==> flow/design.v <==
module master_apb #(parameter ADDR_WIDTH=8, parameter DATA_WIDTH =8, parameter STATE=2 )(
input PCLK,
input PRESETn,
input [ADDR_WIDTH-1:0] apb_write_paddr,
input [DATA_WIDTH-1:0] apb_write_data,
input [ADDR_WIDTH-1:0] apb_read_paddr,
input READ_WRITE,
input PREADY,
input transfer,
input [DATA_WIDTH-1:0] PRDATA,
output PWRITE,
output reg PSEL,
output reg PENABLE,
output [ADDR_WIDTH-1:0] PADDR,
output reg[DATA_WIDTH-1:0] PWDATA,
output reg [DATA_WIDTH-1:0] apb_read_data_out
);
parameter IDLE=2'b00;
parameter SETUP=2'b01;
parameter ACCESS=2'b11;
reg [STATE-1:0] current_state,next_state;
wire [DATA_WIDTH-1:0] temp_read;
always @(posedge PCLK or negedge PRESETn)
begin
if(!PRESETn)
current_state<=IDLE;
else
current_state<=next_state;
end
always @(*)
begin
case (current_state)
IDLE: 
begin
if(transfer==1'b1)
next_state=SETUP;
else
next_state=IDLE;
end
SETUP:
begin
next_state=ACCESS;
end
ACCESS:
begin
if(PREADY==1'b1&&transfer==1'b1)
next_state=SETUP;
else if(PREADY==1'b1&&transfer==1'b0)
next_state=IDLE;
else
next_state=ACCESS;
end
default:
next_state=IDLE;
endcase
end
always@(*)
begin
PWDATA='b0;
case(current_state)
IDLE:
begin
PSEL=1'b0;
PENABLE=1'b0;
end
SETUP:
begin
PSEL=1'b1;
PENABLE=1'b0;
PWDATA=apb_write_data;
end
ACCESS:
begin
PSEL=1'b1;
PENABLE=1'b1;
PWDATA=apb_write_data;
end
default:
begin
PSEL=1'b0;
PENABLE=1'b0;
end
endcase
end
always @(posedge PCLK or negedge PRESETn)
begin
if(!PRESETn)
apb_read_data_out<='b0;
else if (current_state==ACCESS && PWRITE==1'b0)
apb_read_data_out<=PRDATA;
end
assign PWRITE=READ_WRITE;
assign PADDR= READ_WRITE?apb_write_paddr:apb_read_paddr;
endmodule
module RAM_slave #(parameter ADDRESS=8, parameter DATA=8, parameter LOCATION=64, parameter STATES=3)(
input PWRITE,PCLK,PRESETn,
input PSEL1,
input PENABLE,
input [ADDRESS-1:0] paddr,
input [DATA-1:0] pwdata,
output reg [DATA-1:0] prdata,
output reg PREADY
);
parameter IDLE=2'b00;
parameter TRANSFER=2'b01;
parameter WRITE=2'b11;
parameter READ=2'b10;
localparam AW=$clog2(LOCATION);
reg [STATES-1:0] current_state,next_state;
reg [DATA-1:0] memory [0:LOCATION-1];
integer i;
always @(posedge PCLK or negedge PRESETn )
begin
if(!PRESETn)
current_state<=IDLE;
else
current_state<=next_state;
end
always @(*)
begin
case (current_state)
IDLE: 
if(PSEL1==1'b1)
next_state=TRANSFER;
else 
next_state=IDLE;
TRANSFER:
next_state=IDLE;
default:
next_state=IDLE;
endcase
end
always @(*)
if(!PRESETn)
begin
prdata='b0;
PREADY=1'b0;
end
else
begin
    case(current_state)
    IDLE:
    begin
        prdata='b0;
        PREADY=1'b0;
    end
    TRANSFER:
    begin
        PREADY=1'b1;
	if(PWRITE==1'b0)
	if(paddr<LOCATION)
	prdata=memory[paddr[AW-1:0]];
	else
	prdata='b0;	
        else
	 prdata='b0;
    end
default:
begin
prdata='b0;
        PREADY=1'b0;
end
    endcase
end
always @(posedge PCLK or negedge PRESETn)
begin
if(!PRESETn)
begin
    for(i=0;i<LOCATION;i=i+1)
    memory[i]<='b0;
end
else if(current_state==TRANSFER&&PWRITE==1'b1&&paddr<LOCATION)
memory[paddr[AW-1:0]]<=pwdata;
end
endmodule
module apb_top #(parameter ADDRESS=8, parameter DATA =8, parameter LOCATION=64)(
input PCLK,PRESETn,transfer,READ_WRITE,
input [ADDRESS-1:0] apb_write_paddr,apb_read_paddr,
input [DATA-1:0] apb_write_data,
output [DATA-1:0] apb_read_data_out);
wire PWRITE;
wire PREADY;
wire PSEL1;
wire PENABLE;
wire [ADDRESS-1:0] paddr;
wire [DATA-1:0] pwdata,prdata;
master_apb #(.ADDR_WIDTH(ADDRESS),.DATA_WIDTH(DATA)) master(
.PCLK(PCLK),
.PRESETn(PRESETn),
.apb_write_paddr(apb_write_paddr),
.apb_write_data(apb_write_data),
.apb_read_paddr(apb_read_paddr),
.READ_WRITE(READ_WRITE),
.PREADY(PREADY),
.transfer(transfer),
.PRDATA(prdata),
.PWRITE(PWRITE),
.PSEL(PSEL1),
.PENABLE(PENABLE),
.PADDR(paddr),
.PWDATA(pwdata),
.apb_read_data_out(apb_read_data_out));
RAM_slave #(.ADDRESS(ADDRESS),.DATA(DATA), .LOCATION(LOCATION)) slave_dut (
.PWRITE(PWRITE),
.PCLK(PCLK),
.PRESETn(PRESETn),
.PSEL1(PSEL1),
.PENABLE(PENABLE),
.paddr(paddr),
.pwdata(pwdata),
.prdata(prdata),
.PREADY(PREADY)
);
endmodule
# ---- From RTL to reports: apb_top
# Each step is given for the RTL above and for the edited RTL.
# "orig" refers to lines of the RTL above, "edited" to lines of the edited file.
# "delta": "edited" minus "orig" as printed here. "change_rel_pct": 100 x difference / "orig".
# Operators carry their Yosys type and port widths (W data, S select, Z words).
# Library cell names are shortened.
# A cell with - has no value.
dict set report inputs {
  top_module {apb_top}
  clock {PCLK}
  library {sky130hd}
  corner {tt_025C_1v80}
}

# ---- Edit of the RTL
# The edit as a unified diff against the file above.
# The edit is scripted: it alters the design's behaviour and was not made to optimise anything.
# begin of diff
@@ -14,5 +14,5 @@
 output [ADDR_WIDTH-1:0] PADDR,
 output reg[DATA_WIDTH-1:0] PWDATA,
-output reg [DATA_WIDTH-1:0] apb_read_data_out
+output reg [DATA_WIDTH-2:0] apb_read_data_out
 );
 parameter IDLE=2'b00;
# end of diff

# ---- Word-level counts
# Yosys after proc, flatten, opt, wreduce and memory -nomap, before mapping. Print and check cells are not counted.
# element orig edited delta change_rel_pct
set classes {}
lappend classes {cmp 1 1 0 0.00}
lappend classes {shifts 0 0 0 -}
lappend classes {bitwise 2 2 0 0.00}
lappend classes {mux 16 16 0 0.00}
lappend classes {n_addsub 0 0 0 -}
lappend classes {n_eq 67 67 0 0.00}
lappend classes {reduce_and_logical 73 73 0 0.00}
lappend classes {div_mod_pow 0 0 0 -}
lappend classes {mul 0 0 0 -}
# operator orig edited delta change_rel_pct
set op_table {}
lappend op_table {{$mux W8} 6 1 -5 -83.33}
lappend op_table {{$mux W7} 0 5 5 -}
lappend op_table {{$pmux W8 S64} 1 0 -1 -100.00}
lappend op_table {{$pmux W7 S64} 0 1 1 -}
lappend op_table {{$reduce_and A2 Y1} 64 64 0 0.00}
lappend op_table {{$eq A6 B6 Y1 const B} 32 32 0 0.00}
lappend op_table {{$eq A6 B5 Y1 const B} 16 16 0 0.00}
lappend op_table {{$eq A6 B4 Y1 const B} 8 8 0 0.00}
lappend op_table {{$logic_and A1 B1 Y1} 5 5 0 0.00}
lappend op_table {{$mux W1} 5 5 0 0.00}
lappend op_table {{$eq A6 B3 Y1 const B} 4 4 0 0.00}
lappend op_table {{$eq A3 B1 Y1 const B} 2 2 0 0.00}
lappend op_table {{$eq A6 B2 Y1 const B} 2 2 0 0.00}
lappend op_table {{$mux W2} 2 2 0 0.00}
lappend op_table {{$not A1 Y1} 2 2 0 0.00}
lappend op_table {{$eq A2 B1 Y1 const B} 1 1 0 0.00}
lappend op_table {{$eq A2 B2 Y1 const B} 1 1 0 0.00}
lappend op_table {{$eq A6 B1 Y1 const B} 1 1 0 0.00}
lappend op_table {{$logic_not A2 Y1} 1 1 0 0.00}
lappend op_table {{$logic_not A3 Y1} 1 1 0 0.00}
lappend op_table {{$logic_not A6 Y1} 1 1 0 0.00}
lappend op_table {{$lt A8 B7 Y1 const B} 1 1 0 0.00}
lappend op_table {{$mux W3} 1 1 0 0.00}
lappend op_table {{$pmux W2 S3} 1 1 0 0.00}
lappend op_table {{$reduce_or A2 Y1} 1 1 0 0.00}
# element orig edited delta change_rel_pct
set bits {}
lappend bits {word_cells 226 226 0 0.00}
lappend bits {romBits 0 0 0 -}
lappend bits {ramBits 0 0 0 -}
lappend bits {inputBits 28 28 0 0.00}
lappend bits {latch_bits 0 0 0 -}
lappend bits {clocked_rd_ports_x_width 0 0 0 -}
lappend bits {reg_bits 525 460 -65 -12.38}
lappend bits {mem_count 0 0 0 -}

# ---- Logic depth
# Yosys ltp: most cells in a row. Word level: on the elaborated netlist, between registers, memories and ports. Mapped: between sequential cells and ports; inverters and the memories' decode and read muxes count.
# element orig edited delta change_rel_pct
set logic_depth {}
lappend logic_depth {ltp_word 7 7 0 0.00}
lappend logic_depth {abc_area 0 0 - -}
lappend logic_depth {depth_mapped 12 11 -1 -8.33}
lappend logic_depth {ltp_nobuf 7 7 0 0.00}

# ---- Synthesis result
# Yosys stat after the flow's synthesis: flattened, memories mapped to cells. It holds for the ABC_AREA given above (unset counts as 0); a run with the other value may have another netlist.
# element orig edited delta change_rel_pct
set synth_totals {}
lappend synth_totals {area_um2 22908.2 20278.2 -2630.0 -11.48}
lappend synth_totals {ffs 525 460 -65 -12.38}
lappend synth_totals {mapped_cells 2388 2168 -220 -9.21}
lappend synth_totals {buffers 177 182 5 2.82}
# cell orig edited delta change_rel_pct
set types {}
lappend types {dfrtp_1 523 458 -65 -12.43}
lappend types {o21ai_0 529 467 -62 -11.72}
lappend types {nand2_1 600 568 -32 -5.33}
lappend types {a221oi_1 31 4 -27 -87.10}
lappend types {buf_2 23 47 24 104.35}
lappend types {nor2_1 41 19 -22 -53.66}
lappend types {a32o_1 26 7 -19 -73.08}
lappend types {clkbuf_1 138 120 -18 -13.04}
lappend types {a22oi_1 112 98 -14 -12.50}
lappend types {a32oi_1 27 37 10 37.04}
lappend types {nand3_1 46 55 9 19.57}
lappend types {and4_1 11 2 -9 -81.82}
lappend types {nand4_1 33 41 8 24.24}
lappend types {o21ai_1 1 7 6 600.00}
lappend types {nor3_2 12 7 -5 -41.67}
lappend types {o2bb2ai_1 8 3 -5 -62.50}
lappend types {a21boi_0 6 1 -5 -83.33}
lappend types {a22o_1 21 25 4 19.05}
# The list need not be complete.
# By module: a second synthesis without flattening, with its own total; a netlist apart from the flattened one above.
# element orig edited delta change_rel_pct
set hier_totals {}
lappend hier_totals {hier_cells 1878 1878 0 0.00}
lappend hier_totals {hier_area_um2 24333.3 24305.8 -27.5 -0.11}
# Each row is one instance without its submodules.
# mod n_inst mod_area_um2 mod_seq_area_um2 n_cells
set by_module_orig {}
lappend by_module_orig {RAM_slave 1 23715.2 12863.6 1832}
lappend by_module_orig {master_apb 1 618.1 276.5 46}
lappend by_module_orig {apb_top 1 0.0 0.0 0}
# mod n_inst mod_area_um2 mod_seq_area_um2 n_cells
set by_module_edited {}
lappend by_module_edited {RAM_slave 1 23715.2 12863.6 1832}
lappend by_module_edited {master_apb 1 579.3 251.5 44}
lappend by_module_edited {apb_top 1 11.3 0.0 2}

# ---- Worst setup path after synthesis
# Source: OpenSTA report_checks on the synthesized netlist (no wires, ideal clock, input and output delay 20% of the period each), path of least setup slack; recovery checks are left aside. Register names are those of the netlist, which keeps one name where synthesis merged equal registers.
# element orig edited delta change_rel_pct
set synth_path {}
lappend synth_path {kind in2reg in2reg - -}
lappend synth_path {startpoint {input READ_WRITE} {input READ_WRITE} - -}
lappend synth_path {endpoint {register master.apb_read_data_out[6]} {register master.apb_read_data_out[2]} - -}
lappend synth_path {arrival_time_ns 2.856 2.721 -0.135 -4.73}
lappend synth_path {tclk_ns 5.0 5.0 0.0 0.00}
lappend synth_path {setup_time_ns 0.124 0.143 0.019 -}
lappend synth_path {path_slack_ns 2.021 2.135 0.114 -}
lappend synth_path {stages 9 9 0 0.00}
lappend synth_path {required_ns 4.876 4.857 -0.019 -0.39}
lappend synth_path {in_delay_ns 1.000 1.000 0.000 0.00}
lappend synth_path {t_first_pin_ns 1.000 1.000 0.000 0.00}
lappend synth_path {delay_ns 1.980 1.864 -0.116 -5.86}
lappend synth_path {period_less_setup_slack_ns 2.979 2.865 -0.114 -3.83}
# "delay_ns" = arrival - input delay + setup time.
# "stages" counts driving pins, that of a launching flip-flop among them; a cell with two outputs on the path counts twice.
# "period_less_setup_slack_ns" = period - worst setup slack (recovery checks aside). The figure is calculated, with input and output delays left at 20% of the set period.
# Between the ends stands the longest chain of elaborated cells between them, by number of cells; it is not shown to be the way that was timed. Of several equally long chains one is given.
# Each line given opens the expression or statement behind the cell; cells for indexed reads and writes are added by Yosys, which also makes memories of some case tables.
dict set report synth_via_orig {
  cell_sequence {buf_6 > buf_6 > and3b_1 > or2_1 > buf_6 > a32oi_1 > nand4_1 > or4_1 > o31a_1}
  elab_chain_cells 7
}
# element line
set synth_lines_orig {}
lappend synth_lines_orig {{start, declared} 177} ;# input PCLK,PRESETn,transfer,READ_WRITE,
lappend synth_lines_orig {{$mux W8} 93} ;# assign PADDR= READ_WRITE?apb_write_paddr:apb_read_paddr;
lappend synth_lines_orig {{$eq A6 B6 Y1} 152} ;# prdata=memory[paddr[AW-1:0]];
lappend synth_lines_orig {{$pmux W8 S64} 152}
lappend synth_lines_orig {{$mux W8} 151} ;# if(paddr<LOCATION)
lappend synth_lines_orig {{$mux W8} 150} ;# if(PWRITE==1'b0)
lappend synth_lines_orig {{$mux W8} 141} ;# case(current_state)
lappend synth_lines_orig {{$mux W8} 134} ;# if(!PRESETn)
lappend synth_lines_orig {{end, assigned} 88} ;# apb_read_data_out<='b0;
lappend synth_lines_orig {{end, assigned} 90} ;# apb_read_data_out<=PRDATA;
lappend synth_lines_orig {{end, declared} 16} ;# output reg [DATA_WIDTH-1:0] apb_read_data_out
dict set report synth_via_edited {
  cell_sequence {buf_6 > buf_6 > buf_6 > a21o_1 > a22oi_1 > o221ai_1 > or4_1 > nor4_1 > a32oi_1}
  elab_chain_cells 7
}
# element line
set synth_lines_edited {}
lappend synth_lines_edited {{start, declared} 177} ;# input PCLK,PRESETn,transfer,READ_WRITE,
lappend synth_lines_edited {{$mux W8} 93} ;# assign PADDR= READ_WRITE?apb_write_paddr:apb_read_paddr;
lappend synth_lines_edited {{$eq A6 B6 Y1} 152} ;# prdata=memory[paddr[AW-1:0]];
lappend synth_lines_edited {{$pmux W7 S64} 152}
lappend synth_lines_edited {{$mux W7} 151} ;# if(paddr<LOCATION)
lappend synth_lines_edited {{$mux W7} 150} ;# if(PWRITE==1'b0)
lappend synth_lines_edited {{$mux W7} 141} ;# case(current_state)
lappend synth_lines_edited {{$mux W7} 134} ;# if(!PRESETn)
lappend synth_lines_edited {{end, assigned} 88} ;# apb_read_data_out<='b0;
lappend synth_lines_edited {{end, assigned} 90} ;# apb_read_data_out<=PRDATA;
lappend synth_lines_edited {{end, declared} 16} ;# output reg [DATA_WIDTH-2:0] apb_read_data_out

# ---- Timing after layout
# From the final timing report of the runs of pair A: the path of least setup slack in the routed layout; clock arrival at registers is part of the times.
# element orig edited delta change_rel_pct
set layout_path {}
lappend layout_path {kind in2reg in2reg - -}
lappend layout_path {startpoint {input apb_read_paddr[1]} {input READ_WRITE} - -}
lappend layout_path {endpoint {register master.apb_read_data_out[0]} {register master.apb_read_data_out[0]} - -}
lappend layout_path {arrival_time_ns 4.99 4.74 -0.25 -5.01}
lappend layout_path {setup_time_ns 0.08 0.17 0.09 -}
lappend layout_path {path_slack_ns 0.54 0.70 0.16 -}
lappend layout_path {in_delay_ns 1.00 1.00 0.00 0.00}
lappend layout_path {stages 10 8 -2 -20.00}
lappend layout_path {required_ns 5.53 5.44 -0.09 -1.63}
lappend layout_path {t_first_pin_ns 1.00 1.00 0.00 0.00}
lappend layout_path {tclk_ns 5.0 5.0 0.0 0.00}
# Between the ends stands the longest chain of elaborated cells between them, by number of cells; it is not shown to be the way that was timed. Of several equally long chains one is given.
dict set report layout_via_orig {
  cell_sequence {clkdlybuf4s50_1 > or3b_1 > and2_1 > buf_4 > nor3_2 > a221o_1 > nor4_2 > buf_4 > and4_1 > a32oi_1}
  elab_chain_cells 7
}
# element line
set layout_lines_orig {}
lappend layout_lines_orig {{start, declared} 178} ;# input [ADDRESS-1:0] apb_write_paddr,apb_read_paddr,
lappend layout_lines_orig {{$mux W8} 93} ;# assign PADDR= READ_WRITE?apb_write_paddr:apb_read_paddr;
lappend layout_lines_orig {{$eq A6 B6 Y1} 152} ;# prdata=memory[paddr[AW-1:0]];
lappend layout_lines_orig {{$pmux W8 S64} 152}
lappend layout_lines_orig {{$mux W8} 151} ;# if(paddr<LOCATION)
lappend layout_lines_orig {{$mux W8} 150} ;# if(PWRITE==1'b0)
lappend layout_lines_orig {{$mux W8} 141} ;# case(current_state)
lappend layout_lines_orig {{$mux W8} 134} ;# if(!PRESETn)
lappend layout_lines_orig {{end, assigned} 88} ;# apb_read_data_out<='b0;
lappend layout_lines_orig {{end, assigned} 90} ;# apb_read_data_out<=PRDATA;
lappend layout_lines_orig {{end, declared} 16} ;# output reg [DATA_WIDTH-1:0] apb_read_data_out
dict set report layout_via_edited {
  cell_sequence {clkdlybuf4s50_1 > or3b_2 > and2_1 > nor2_2 > a32oi_1 > nand4_1 > nor4b_1 > a32oi_1}
  elab_chain_cells 7
}
# element line
set layout_lines_edited {}
lappend layout_lines_edited {{start, declared} 177} ;# input PCLK,PRESETn,transfer,READ_WRITE,
lappend layout_lines_edited {{$mux W8} 93} ;# assign PADDR= READ_WRITE?apb_write_paddr:apb_read_paddr;
lappend layout_lines_edited {{$eq A6 B6 Y1} 152} ;# prdata=memory[paddr[AW-1:0]];
lappend layout_lines_edited {{$pmux W7 S64} 152}
lappend layout_lines_edited {{$mux W7} 151} ;# if(paddr<LOCATION)
lappend layout_lines_edited {{$mux W7} 150} ;# if(PWRITE==1'b0)
lappend layout_lines_edited {{$mux W7} 141} ;# case(current_state)
lappend layout_lines_edited {{$mux W7} 134} ;# if(!PRESETn)
lappend layout_lines_edited {{end, assigned} 88} ;# apb_read_data_out<='b0;
lappend layout_lines_edited {{end, assigned} 90} ;# apb_read_data_out<=PRDATA;
lappend layout_lines_edited {{end, declared} 16} ;# output reg [DATA_WIDTH-2:0] apb_read_data_out

# ---- Flow runs
# Both versions went through the flow (Yosys, OpenROAD) with the same settings in each pair. Constraints: input delay and output delay 20% of the set period each, output load 0.01 pF.
dict set report flow_settings_pair_A {
  CORE_UTILIZATION 40
  PLACE_DENSITY 0.6
  period_ns 5.0
  CAP_MARGIN 20
  CORE_MARGIN 2
  SLEW_MARGIN 20
}
# element orig edited delta change_rel_pct
set results_pair_A {}
lappend results_pair_A {final_setup_ws_ns 0.540 0.699 0.159 -}
lappend results_pair_A {die_um2 59199.8 52512.0 -6687.8 -11.30}
lappend results_pair_A {synthArea_um2 22908.2 20278.2 -2630.0 -11.48}
lappend results_pair_A {clock_period_reached_ns 4.460 4.301 -0.159 -3.57}
lappend results_pair_A {utilization_frac 0.473 0.465 -0.008 -}
lappend results_pair_A {final_setup_tns_ns 0.000 0.000 0.000 -}
lappend results_pair_A {total_power_uw 9198 8131 -1067 -11.60}
dict set report flow_settings_pair_B {
  ABC_AREA 1
  CELL_PAD_IN_SITES_GLOBAL_PLACEMENT 1
  CORE_UTILIZATION 28
  CTS_CLUSTER_SIZE 14
  GPL_ROUTABILITY_DRIVEN 1
  MAX_ROUTING_LAYER {met5}
  PLACE_DENSITY 0.58
  SETUP_SLACK_MARGIN 0.45
  TNS_END_PERCENT 85
  period_ns 3.16
  CAP_MARGIN 20
  CORE_MARGIN 2
  SLEW_MARGIN 20
}
# element orig edited delta change_rel_pct
set results_pair_B {}
lappend results_pair_B {final_setup_ws_ns 0.626 0.569 -0.057 -}
lappend results_pair_B {die_um2 91077.2 79225.4 -11851.8 -13.01}
lappend results_pair_B {synthArea_um2 24830.1 21556.9 -3273.2 -13.18}
lappend results_pair_B {clock_period_reached_ns 2.534 2.591 0.057 2.25}
lappend results_pair_B {utilization_frac 0.339 0.342 0.003 -}
lappend results_pair_B {hold_ws_ns 0.469 0.471 0.002 -}
lappend results_pair_B {final_setup_tns_ns 0.000 0.000 0.000 -}
lappend results_pair_B {total_power_uw 14793 13105 -1688 -11.41}
# "clock_period_reached_ns" is the run's clock period less its worst setup slack. It is reckoned from that one timing run; input and output delays stay at 20% of the period that was set.
# "total_power_uw": no workload was simulated; the value follows from the tool's default switching activity.
